==> flow/design.v <==
module s_box (
    input [3:0] i_sb, output [3:0] o_sb
);
    assign o_sb[0] = (!i_sb[3]&!i_sb[2]&i_sb[1]) | (!i_sb[2]&i_sb[1]&i_sb[0]) 
    | (!i_sb[3]&i_sb[2]&!i_sb[1]) | (i_sb[2]&!i_sb[1]&i_sb[0]) | 
    (i_sb[3]&!i_sb[2]&!i_sb[1]&!i_sb[0]) | (i_sb[3]&i_sb[2]&i_sb[1]&!i_sb[0]);
    assign o_sb[1] = (!i_sb[3]&!i_sb[2]&!i_sb[0]) | (!i_sb[3]&!i_sb[1]&!i_sb[0]) | (i_sb[2]&i_sb[1]&i_sb[0]) 
| (i_sb[3]&!i_sb[2]&i_sb[0]) | (i_sb[3]&i_sb[2]&i_sb[1]);
    assign o_sb[2] = (!i_sb[3]&!i_sb[2]&!i_sb[1]) | (!i_sb[2]&!i_sb[1]&!i_sb[0]) | (!i_sb[3]&i_sb[2]&!i_sb[0]) 
| (i_sb[3]&i_sb[1]&i_sb[0]) | (i_sb[3]&i_sb[2]&i_sb[0]);
    assign o_sb[3] = (!i_sb[3]&!i_sb[2]&!i_sb[0]) | (!i_sb[3]&i_sb[1]&!i_sb[0]) | (!i_sb[3]&i_sb[2]&i_sb[0]) 
| (i_sb[3]&!i_sb[1]&!i_sb[0]) | (i_sb[3]&!i_sb[2]&i_sb[1]&i_sb[0]);
endmodule
module block_shuffle (
    input [15:0] i_bs, output [15:0] o_bs
);
    assign o_bs = {i_bs[7:4], i_bs[3:0], i_bs[15:12], i_bs[11:8]};
endmodule
module round_permutation #(
    parameter [5:0] shift = 5'b0000,
    parameter [7:0] data_length = 8'd16
)(
    input [data_length - 1:0] i_rp,  output [data_length - 1:0] o_rp
); 
assign o_rp = (i_rp << shift) | (i_rp >> (data_length - shift));
endmodule
module key_scheduler (
    input clk, rst, input [4:0] round_counter, input [79:0] i_ks_oldkey, output [79:0] o_ks_newkey 
);
    wire [79:0] level_shift;
    wire [79:0] level_sbox;
    wire [4:0] xor_rc;
    round_permutation #(.shift(13), .data_length(80)) rp (.i_rp(i_ks_oldkey), .o_rp(level_shift));
    s_box sb(.i_sb(level_shift[3:0]), .o_sb(level_sbox[3:0]));
    assign level_sbox[79:4] = level_shift[79:4];
    assign xor_rc = level_sbox[63:59]^(round_counter -1);
    assign o_ks_newkey = {level_sbox[79:64], xor_rc, level_sbox[58:0]};
endmodule
module dec_s_box (
    input [3:0] i_sb, output reg [3:0] o_sb 
);
    always @(*) begin
        case(i_sb)
        4'h0: o_sb = 4'hA;
        4'h1: o_sb = 4'h3;
        4'h2: o_sb = 4'h9;
        4'h3: o_sb = 4'hE;
        4'h4: o_sb = 4'h1;
        4'h5: o_sb = 4'hD;
        4'h6: o_sb = 4'hF;
        4'h7: o_sb = 4'h4;
        4'h8: o_sb = 4'hC;
        4'h9: o_sb = 4'h5;
        4'hA: o_sb = 4'h7;
        4'hB: o_sb = 4'h2;
        4'hC: o_sb = 4'h6;
        4'hD: o_sb = 4'h8;
        4'hE: o_sb = 4'h0;
        4'hF: o_sb = 4'hB;
        endcase
    end
endmodule
module dec_block_shuffle (
    input [15:0] i_bs, output [15:0] o_bs
);
    block_shuffle bs (i_bs, o_bs);
endmodule
module dec_round_permutation #(
    parameter [5:0] shift = 5'b0000,
    parameter [7:0] data_length = 8'd16
)(
    input [data_length - 1:0] i_rp,  output [data_length - 1:0] o_rp
); 
    assign o_rp = (i_rp >> shift) | (i_rp << (data_length - shift));
endmodule
module dec_XOR_layer (
    input [63:0] i_xor, output [63:0] o_xor
);
    assign o_xor = {(i_xor[63:48]^i_xor[47:32]), (i_xor[47:32]^i_xor[31:16]^i_xor[15:0]),(i_xor[63:48]^i_xor[47:32]^i_xor[31:16]), (i_xor[31:16]^i_xor[15:0])};
endmodule
module dec_permutation_layer (
    input [63:0] i_pl, output [63:0] o_pl
);
    wire [63:0] rp2bs;
    wire [63:0] xor2rp;
    dec_XOR_layer xl(.i_xor(i_pl), .o_xor(xor2rp));
            dec_round_permutation #(.shift(1), .data_length(16)) rp0(.i_rp(xor2rp[(16*0 + 15):16*0]), .o_rp(rp2bs[15:0]));
            dec_round_permutation #(.shift(4), .data_length(16)) rp1(.i_rp(xor2rp[(16*1 + 15):16*1]), .o_rp(rp2bs[(16 + 15):16*1]));
            dec_round_permutation #(.shift(7), .data_length(16)) rp2(.i_rp(xor2rp[(16*2 + 15):16*2]), .o_rp(rp2bs[(16*2 + 15):16*2]));
            dec_round_permutation #(.shift(9), .data_length(16)) rp3(.i_rp(xor2rp[(16*3 + 15):16*3]), .o_rp(rp2bs[(16*3 + 15):16*3]));
    genvar i;
    generate
        for (i = 0; i < 4; i = i +1 ) begin
            dec_block_shuffle bs(.i_bs(rp2bs[(16*i + 15):16*i]), .o_bs(o_pl[(16*i + 15):16*i]));
        end
    endgenerate
endmodule
module dec_add_round_key (
    input [63:0] i_ark_cipher, input [63:0] i_ark_key,
    output [63:0] o_ark_msg
);
    wire [63:0] sb2xor;
    wire [63:0] pl2sb;
    dec_permutation_layer pl(.i_pl(i_ark_cipher), .o_pl(pl2sb));
    genvar j;
    generate    
    for(j=0; j < 16; j = j + 1) begin
            dec_s_box sb(.i_sb(pl2sb[(4*j + 3):4*j]), .o_sb(sb2xor[(4*j + 3):4*j]));
        end
    endgenerate
    assign o_ark_msg = i_ark_key ^ sb2xor;
endmodule
module dec_key_scheduler (
    input clk, rst, input [4:0] round_counter, input [79:0] i_ks_oldkey, output [79:0] o_ks_newkey 
);
    wire [79:0] level_shift;
    wire [79:0] level_sbox;
    wire [4:0] xor_rc;
    assign {level_sbox[79:64], xor_rc, level_sbox[58:0]} = i_ks_oldkey;
    assign level_sbox[63:59] = xor_rc ^(round_counter -1);
    assign level_shift[79:4] = level_sbox[79:4];
    dec_s_box sb(.i_sb(level_sbox[3:0]), .o_sb(level_shift[3:0]));
    dec_round_permutation #(.shift(13), .data_length(80)) rp (.i_rp(level_shift), .o_rp(o_ks_newkey));
endmodule
module boron_dec (
    input  clk, rst, start, input [63:0] plain_text, input [79:0] master_key,
    output reg done, output reg [63:0] cipher_text
);
    parameter IDLE = 3'b000, KEYGEN = 3'b011, ROUND = 3'b001;
    reg [2:0] reg_sm_main;
    reg [4:0] reg_round_counter;
    reg [63:0] reg_plaintext;
    wire [63:0] reg_nextplaintext;
    reg [79:0] reg_key;
    wire [79:0] reg_nextkey, dec_reg_nextkey;
    key_scheduler ks(.clk(clk), .rst(rst), .round_counter(reg_round_counter), .i_ks_oldkey(reg_key), .o_ks_newkey(reg_nextkey));
    dec_key_scheduler dks(.clk(clk), .rst(rst), .round_counter(reg_round_counter), .i_ks_oldkey(reg_key), .o_ks_newkey(dec_reg_nextkey));
    dec_add_round_key ark(.i_ark_cipher(reg_plaintext), .i_ark_key(dec_reg_nextkey[63:0]), .o_ark_msg(reg_nextplaintext));
    always @(posedge clk ) begin
        if(!rst) begin
            reg_sm_main <= IDLE;
            done <= 1'b0;
        end
        else begin
            done <= 1'b0;
            case (reg_sm_main)
                IDLE:  
                    if(start) begin
                        reg_plaintext <= plain_text;
                        reg_key <= master_key;
                        reg_sm_main <= KEYGEN;
                        reg_round_counter <= 5'd1;
                    end
                    else
                        reg_sm_main <= IDLE;
                KEYGEN:
                    if(reg_round_counter < 25) begin
                        reg_key <= reg_nextkey;
                        reg_round_counter <= reg_round_counter + 1;
                        reg_sm_main <= KEYGEN;
                    end else begin
                        reg_sm_main <= ROUND;
                        reg_plaintext <= (reg_nextkey[63:0] ^ reg_plaintext);
                        reg_key <= reg_nextkey;
                    end
                ROUND:
                    if(reg_round_counter > 1) begin
                        reg_plaintext <= reg_nextplaintext;
                        reg_key <= dec_reg_nextkey;
                        reg_round_counter <= reg_round_counter - 1;
                        reg_sm_main <= ROUND;
                    end
                    else begin
                        cipher_text <= reg_nextplaintext;
                        done <= 1'b1;
                        reg_sm_main <= IDLE;
                    end
                default:
                    reg_sm_main <= IDLE;
            endcase
        end
    end
endmodule
# From RTL to reports: boron_dec

The steps from the RTL of boron_dec to its reports follow in flow order.
Lines are those of the file above, counted from 1.
Operators: Yosys type, input widths -> output width; for muxes data width and select width s.
Library cell names are shortened.
The mark n/a stands for no value.

Top: boron_dec
Clock port: clk
Cell library: sky130hd
Library corner: tt_025C_1v80

# Word-level counts

Counts by Yosys on the flattened word-level netlist (proc, flatten, opt, wreduce; memories kept). Print and check cells are left out. Cells with the same type and inputs are merged into one.
Memory sizes are those after Yosys's memory passes, which may raise the word count (mostly to a power of two), join words into wider ones and drop unused or constant bits.

Register bits: 217
Bits in read-only memories: 1088
Clocked read ports x word width: 4
Memory cells: 17
Output and inout bits: 65
Word-level cells: 128

Memories:

| memory           | words | width | read ports | write ports | RTL line | source |
| (name not given) | 16    | 4     | 1          | 0           | 43       | `case(i_sb)` |
| (name not given) | 16    | 4     | 1          | 0           | 43       |  |
| (name not given) | 16    | 4     | 1          | 0           | 43       |  |
| (name not given) | 16    | 4     | 1          | 0           | 43       |  |
| (name not given) | 16    | 4     | 1          | 0           | 43       |  |
| (name not given) | 16    | 4     | 1          | 0           | 43       |  |

Memories not listed: 11.

Add/subtract/negate cells: 2
Order comparisons: 2
Eq/ne operators: 6
Multiplexer cells: 17
Bitwise gates (word level): 67
Reduce/logical cells: 11

Operators with widths:

| cell                | number |
| $pmux 80 s3         | 1 |
| $pmux 64 s3         | 1 |
| $mux 64             | 3 |
| $mux 80             | 2 |
| $xor 64x64->64      | 2 |
| $xor 16x16->16      | 5 |
| $or 67x80->80       | 1 |
| $or 80x13->80       | 1 |
| $and 1x1->1         | 34 |
| $or 1x1->1          | 17 |
| $or 12x16->16       | 1 |
| $or 15x16->16       | 1 |
| $or 7x16->16        | 1 |
| $or 9x16->16        | 1 |
| $pmux 5 s3          | 1 |
| $mux 5              | 3 |
| $xor 5x5->5         | 2 |
| $reduce_and 5->1    | 2 |
| $pmux 3 s3          | 1 |
| $ne 2x2->1 const B  | 4 |
| $add 5x1->5 const B | 1 |
| $sub 5x1->5 const B | 1 |
| $gt 5x1->1 const B  | 1 |
| $lt 5x5->1 const B  | 1 |
| $logic_not 1->1     | 4 |
| $reduce_and 4->1    | 1 |
| $mux 4              | 1 |
| $mux 2              | 2 |

Not listed: further kinds 8, cells in them 9.

# Depth

Yosys ltp: most cells in a row. Word level: on the elaborated netlist, between registers, memories and ports. Mapped: between sequential cells and ports; inverters and the memories' decode and read muxes count.

Depth after elaboration: 12
ABC_AREA: 0
Gate-level depth with buffers: 13
Depth with buffers taken out: 13

# After synthesis

The flow's flattened synthesis, as Yosys stat reports it; memories are mapped. The netlist is that of the ABC_AREA named above (0 if unset); the other value can give another one.

Cells by type:

| cell type | number | total area (um^2) |
| edfxtp_1  | 213    | 6.4E+03 |
| ha_1      | 122    | 1.53E+03 |
| xnor2_1   | 138    | 1.21E+03 |
| mux4_2    | 40     | 900.864 |
| nand2_1   | 176    | 660.634 |
| a22oi_1   | 86     | 645.619 |
| a221o_1   | 57     | 570.547 |
| xor2_1    | 43     | 376.611 |
| inv_1     | 99     | 371.606 |
| nor2_1    | 76     | 285.274 |
| xnor2_2   | 15     | 243.984 |
| clkbuf_1  | 48     | 180.173 |
| mux2i_1   | 18     | 180.173 |
| dfxtp_1   | 8      | 160.154 |
| o21ai_0   | 24     | 120.115 |
| a211oi_1  | 14     | 105.101 |
| a21oi_1   | 17     | 85.082 |
| mux4_1    | 3      | 78.826 |

Not listed: further types 34, cells in them 69.

Cell count: 1266
Cell area after synthesis: 14757.9 um^2
Sequential area: 6556.3 um^2
Mapped flip-flops: 221
Buffers: 58

The figures by module come from a second, unflattened synthesis with its own total; it is not the netlist above.

Cell total of the unflattened synthesis: 1563
Area (unflattened synthesis): 17488.0 um^2

Rows give one instance, submodules left out.

Modules:

| module                | times used | cells | area (um^2) |
| boron_dec             | 1          | 744   | 9585.4 |
| dec_s_box             | 17         | 21    | 222.7 |
| dec_XOR_layer         | 1          | 64    | 1044.8 |
| dec_round_permutation | 1          | 80    | 600.6 |
| round_permutation     | 1          | 80    | 600.6 |
| dec_add_round_key     | 1          | 64    | 560.5 |
| block_shuffle         | 4          | 16    | 120.1 |
| s_box                 | 1          | 20    | 123.9 |
| dec_round_permutation | 1          | 16    | 120.1 |
| dec_round_permutation | 1          | 16    | 120.1 |
| dec_round_permutation | 1          | 16    | 120.1 |
| dec_round_permutation | 1          | 16    | 120.1 |
| dec_key_scheduler     | 1          | 13    | 112.6 |
| key_scheduler         | 1          | 13    | 112.6 |

Further modules, not shown: 2.

# Worst setup path after synthesis

Path of least setup slack by OpenSTA after synthesis, without wires, with an ideal clock, recovery checks aside; 20% of the period is set as input and as output delay. Where synthesis merged equal registers, the netlist keeps one of their names.

Path type: input to register
Start point: input rst
End point: register cipher_text[0]
Clock period: 5.0 ns
Library setup time: 0.565 ns
Launch time at the first pin: 1.000 ns
Arrival time: 5.455 ns
Data required time: 4.435 ns
Path slack: -1.021 ns
Delay of the path: 5.020 ns
Stages: 2
Synthesis period reached: 6.021 ns

"delay of the path" is the arrival time less input delay plus setup time.
"stages" counts driving pins, that of a launching flip-flop among them; a cell with two outputs on the path counts twice.
"synthesis period reached" = period - worst setup slack (recovery checks aside). The figure is calculated, with input and output delays left at 20% of the set period.
Between the ends stands the longest chain of elaborated cells between them, by number of cells; it is not shown to be the way that was timed. Of several equally long chains one is given.
Each line given opens the expression or statement behind the cell; cells for indexed reads and writes are added by Yosys, which also makes memories of some case tables.

Cell sequence: inv_1 > nor3_1
Length of the longest elaborated chain: 1
Elaborated cells on any way between the ends: 1
RTL lines with such cells: 0
Those cells by class: 1 x reduce/logical

RTL lines, path after synthesis:

| what               | RTL line | source |
| start: declaration | 126      | `input  clk, rst, start, input [63:0] plain_text, input [79:0] master_key,` |
| $reduce_and 3->1   | n/a      |  |
| end: assignment    | 174      | `cipher_text <= reg_nextplaintext;` |
| end: declaration   | 127      | `output reg done, output reg [63:0] cipher_text` |

# Path in the finished layout

From the final timing report of run 1: the path of least setup slack in the routed layout; clock arrival at registers is part of the times.

Path type: register to register
Start point: register reg_plaintext[56]
End point: register reg_plaintext[31]
Clock period: 3.67 ns
Library setup time: 0.21 ns
Launch time at the first pin: 0.55 ns
Arrival time: 3.82 ns
Data required time: 4.00 ns
Path slack: 0.17 ns
Stages: 8

Between the ends stands the longest chain of elaborated cells between them, by number of cells; it is not shown to be the way that was timed. Of several equally long chains one is given.
The chain passes a memory read, where the word-level depth is cut; so it can be longer than that depth.
A register here has more assigning lines than the two given.

Cell sequence: edfxtp_1 > xor2_1 > xor2_1 > inv_1 > ha_1 > mux4_2 > xor2_1 > a221o_1
Length of the longest elaborated chain: 7
Elaborated cells on any way between the ends: 7
RTL lines with such cells: 6
Those cells by class: 2 x mux; 4 x logic; 1 x memory

RTL lines, path after layout:

| what               | RTL line | source |
| start: declaration | 132      | `reg [63:0] reg_plaintext;` |
| start: assignment  | 149      | `reg_plaintext <= plain_text;` |
| start: assignment  | 163      | `reg_plaintext <= (reg_nextkey[63:0] ^ reg_plaintext);` |
| $xor 16x16->16 x2  | 79       | `assign o_xor = {(i_xor[63:48]^i_xor[47:32]), (i_xor[47:32]^i_xor[31:16]^i_xor[15:0]),(i_xor[63:48]^i_xor[47:32 ...` |
| $or 12x16->16      | 74       | `assign o_rp = (i_rp >> shift) \| (i_rp << (data_length - shift));` |
| $mem_v2 16x4       | 43       | `case(i_sb)` |
| $xor 64x64->64     | 111      | `assign o_ark_msg = i_ark_key ^ sb2xor;` |
| $mux 64            | 167      | `if(reg_round_counter > 1) begin` |
| $pmux 64 s3        | 146      | `case (reg_sm_main)` |
| end: assignment    | 149      |  |
| end: assignment    | 163      |  |
| end: declaration   | 132      |  |

Some nets on the timed path still bear RTL names; the line given drives or declares the net.

Nets with RTL names, path after layout:

| signal            | RTL line |
| ark.o_ark_msg[31] | 111 |

Wiki page: boron_dec / flow data

boron_dec through Yosys and OpenROAD on sky130hd: 6 stored runs, unordered, with their settings and measured results. The constraints put input and output delay at 20% of the set period each and load the outputs with 0.01 pF.
"achieved period" is the run's clock period less its worst setup slack. It is reckoned from that one timing run; input and output delays stay at 20% of the period that was set.
"time of the worst setup path" means the part of the period allowed to the worst setup path (the constraints hold back 20% at inputs and 20% at outputs) less its slack; where the path has registers, the arrival times of their clocks count too.
"total design power" rests on the timing tool's default activity at the inputs, not on a simulated workload.
Among the settings, - means not set for that run.
Results: - = not shown.

| setting or result                     | run 1                | run 2             | run 3 | run 4             | run 5 | run 6                |
| ABC_AREA                              | 0                    | 1                 | 0     | 1                 | 1     | -                    |
| CELL_PAD_IN_SITES_DETAIL_PLACEMENT    | 2                    | -                 | 2     | 2                 | 0     | -                    |
| CELL_PAD_IN_SITES_GLOBAL_PLACEMENT    | 2                    | -                 | 2     | 2                 | -     | -                    |
| CTS_CLUSTER_DIAMETER                  | 224                  | 381               | 224   | 224               | -     | 109                  |
| CTS_CLUSTER_SIZE                      | 52                   | 82                | 52    | 52                | -     | -                    |
| GPL_ROUTABILITY_DRIVEN                | 1                    | -                 | 1     | -                 | -     | -                    |
| GPL_TIMING_DRIVEN                     | 0                    | -                 | 0     | 0                 | -     | 1                    |
| SETUP_SLACK_MARGIN                    | 0.22                 | -                 | 0.22  | 0.86              | 0.52  | -0.12                |
| SLEW_MARGIN                           | 0                    | 20                | 0     | 0                 | 5     | 20                   |
| TNS_END_PERCENT                       | 20                   | -                 | 20    | -                 | 70    | 25                   |
| period_ns                             | 3.67                 | 5.6               | 3.67  | 5.0               | 2.6   | 2.0                  |
| CAP_MARGIN                            | 20                   | 20                | 25    | 20                | 20    | 40                   |
| CORE_MARGIN                           | 2                    | 6                 | 2     | 2                 | 2     | 2                    |
| CORE_UTILIZATION                      | 40                   | 31                | 53    | 40                | 72    | 31                   |
| CORE_ASPECT_RATIO                     | -                    | 1.65              | -     | -                 | 0.9   | -                    |
| HOLD_SLACK_MARGIN                     | -                    | 0.26              | -     | -                 | -     | -                    |
| MIN_ROUTING_LAYER                     | -                    | met1              | -     | -                 | met2  | -                    |
| PLACE_DENSITY_LB_ADDON                | -                    | 0.09              | -     | -                 | -     | 0.05                 |
| MAX_ROUTING_LAYER                     | -                    | -                 | met4  | -                 | -     | -                    |
| time of the worst setup path (ns)     | 3.50                 | 1.93              | -     | 2.34              | -     | 2.66                 |
| worst path kind                       | register to register | input to register | -     | input to register | -     | register to register |
| total design power (uW)               | 7685                 | 4477              | -     | 5410              | -     | 20679                |
| utilization after routing (%)         | 49.3                 | 37.5              | -     | 48.8              | -     | 51.0                 |
| setup slack of the critical path (ns) | 0.174                | 2.554             | -     | 1.664             | -     | -0.658               |
| final worst hold slack (ns)           | 0.565                | 0.568             | -     | 0.494             | -     | 0.456                |
| achieved period (ns)                  | 3.496                | 3.046             | -     | 3.336             | -     | 2.658                |
| cell area after synthesis (um^2)      | 14757.9              | 16136.7           | -     | 16136.7           | -     | 14757.9              |
| overall die area (um^2)               | 38447.4              | 57845.8           | -     | 41963.5           | -     | 49368.4              |

Run 3: stopped before the end: placement reported DPL-0033
Run 5: stopped before the end: routing reported GRT-0116
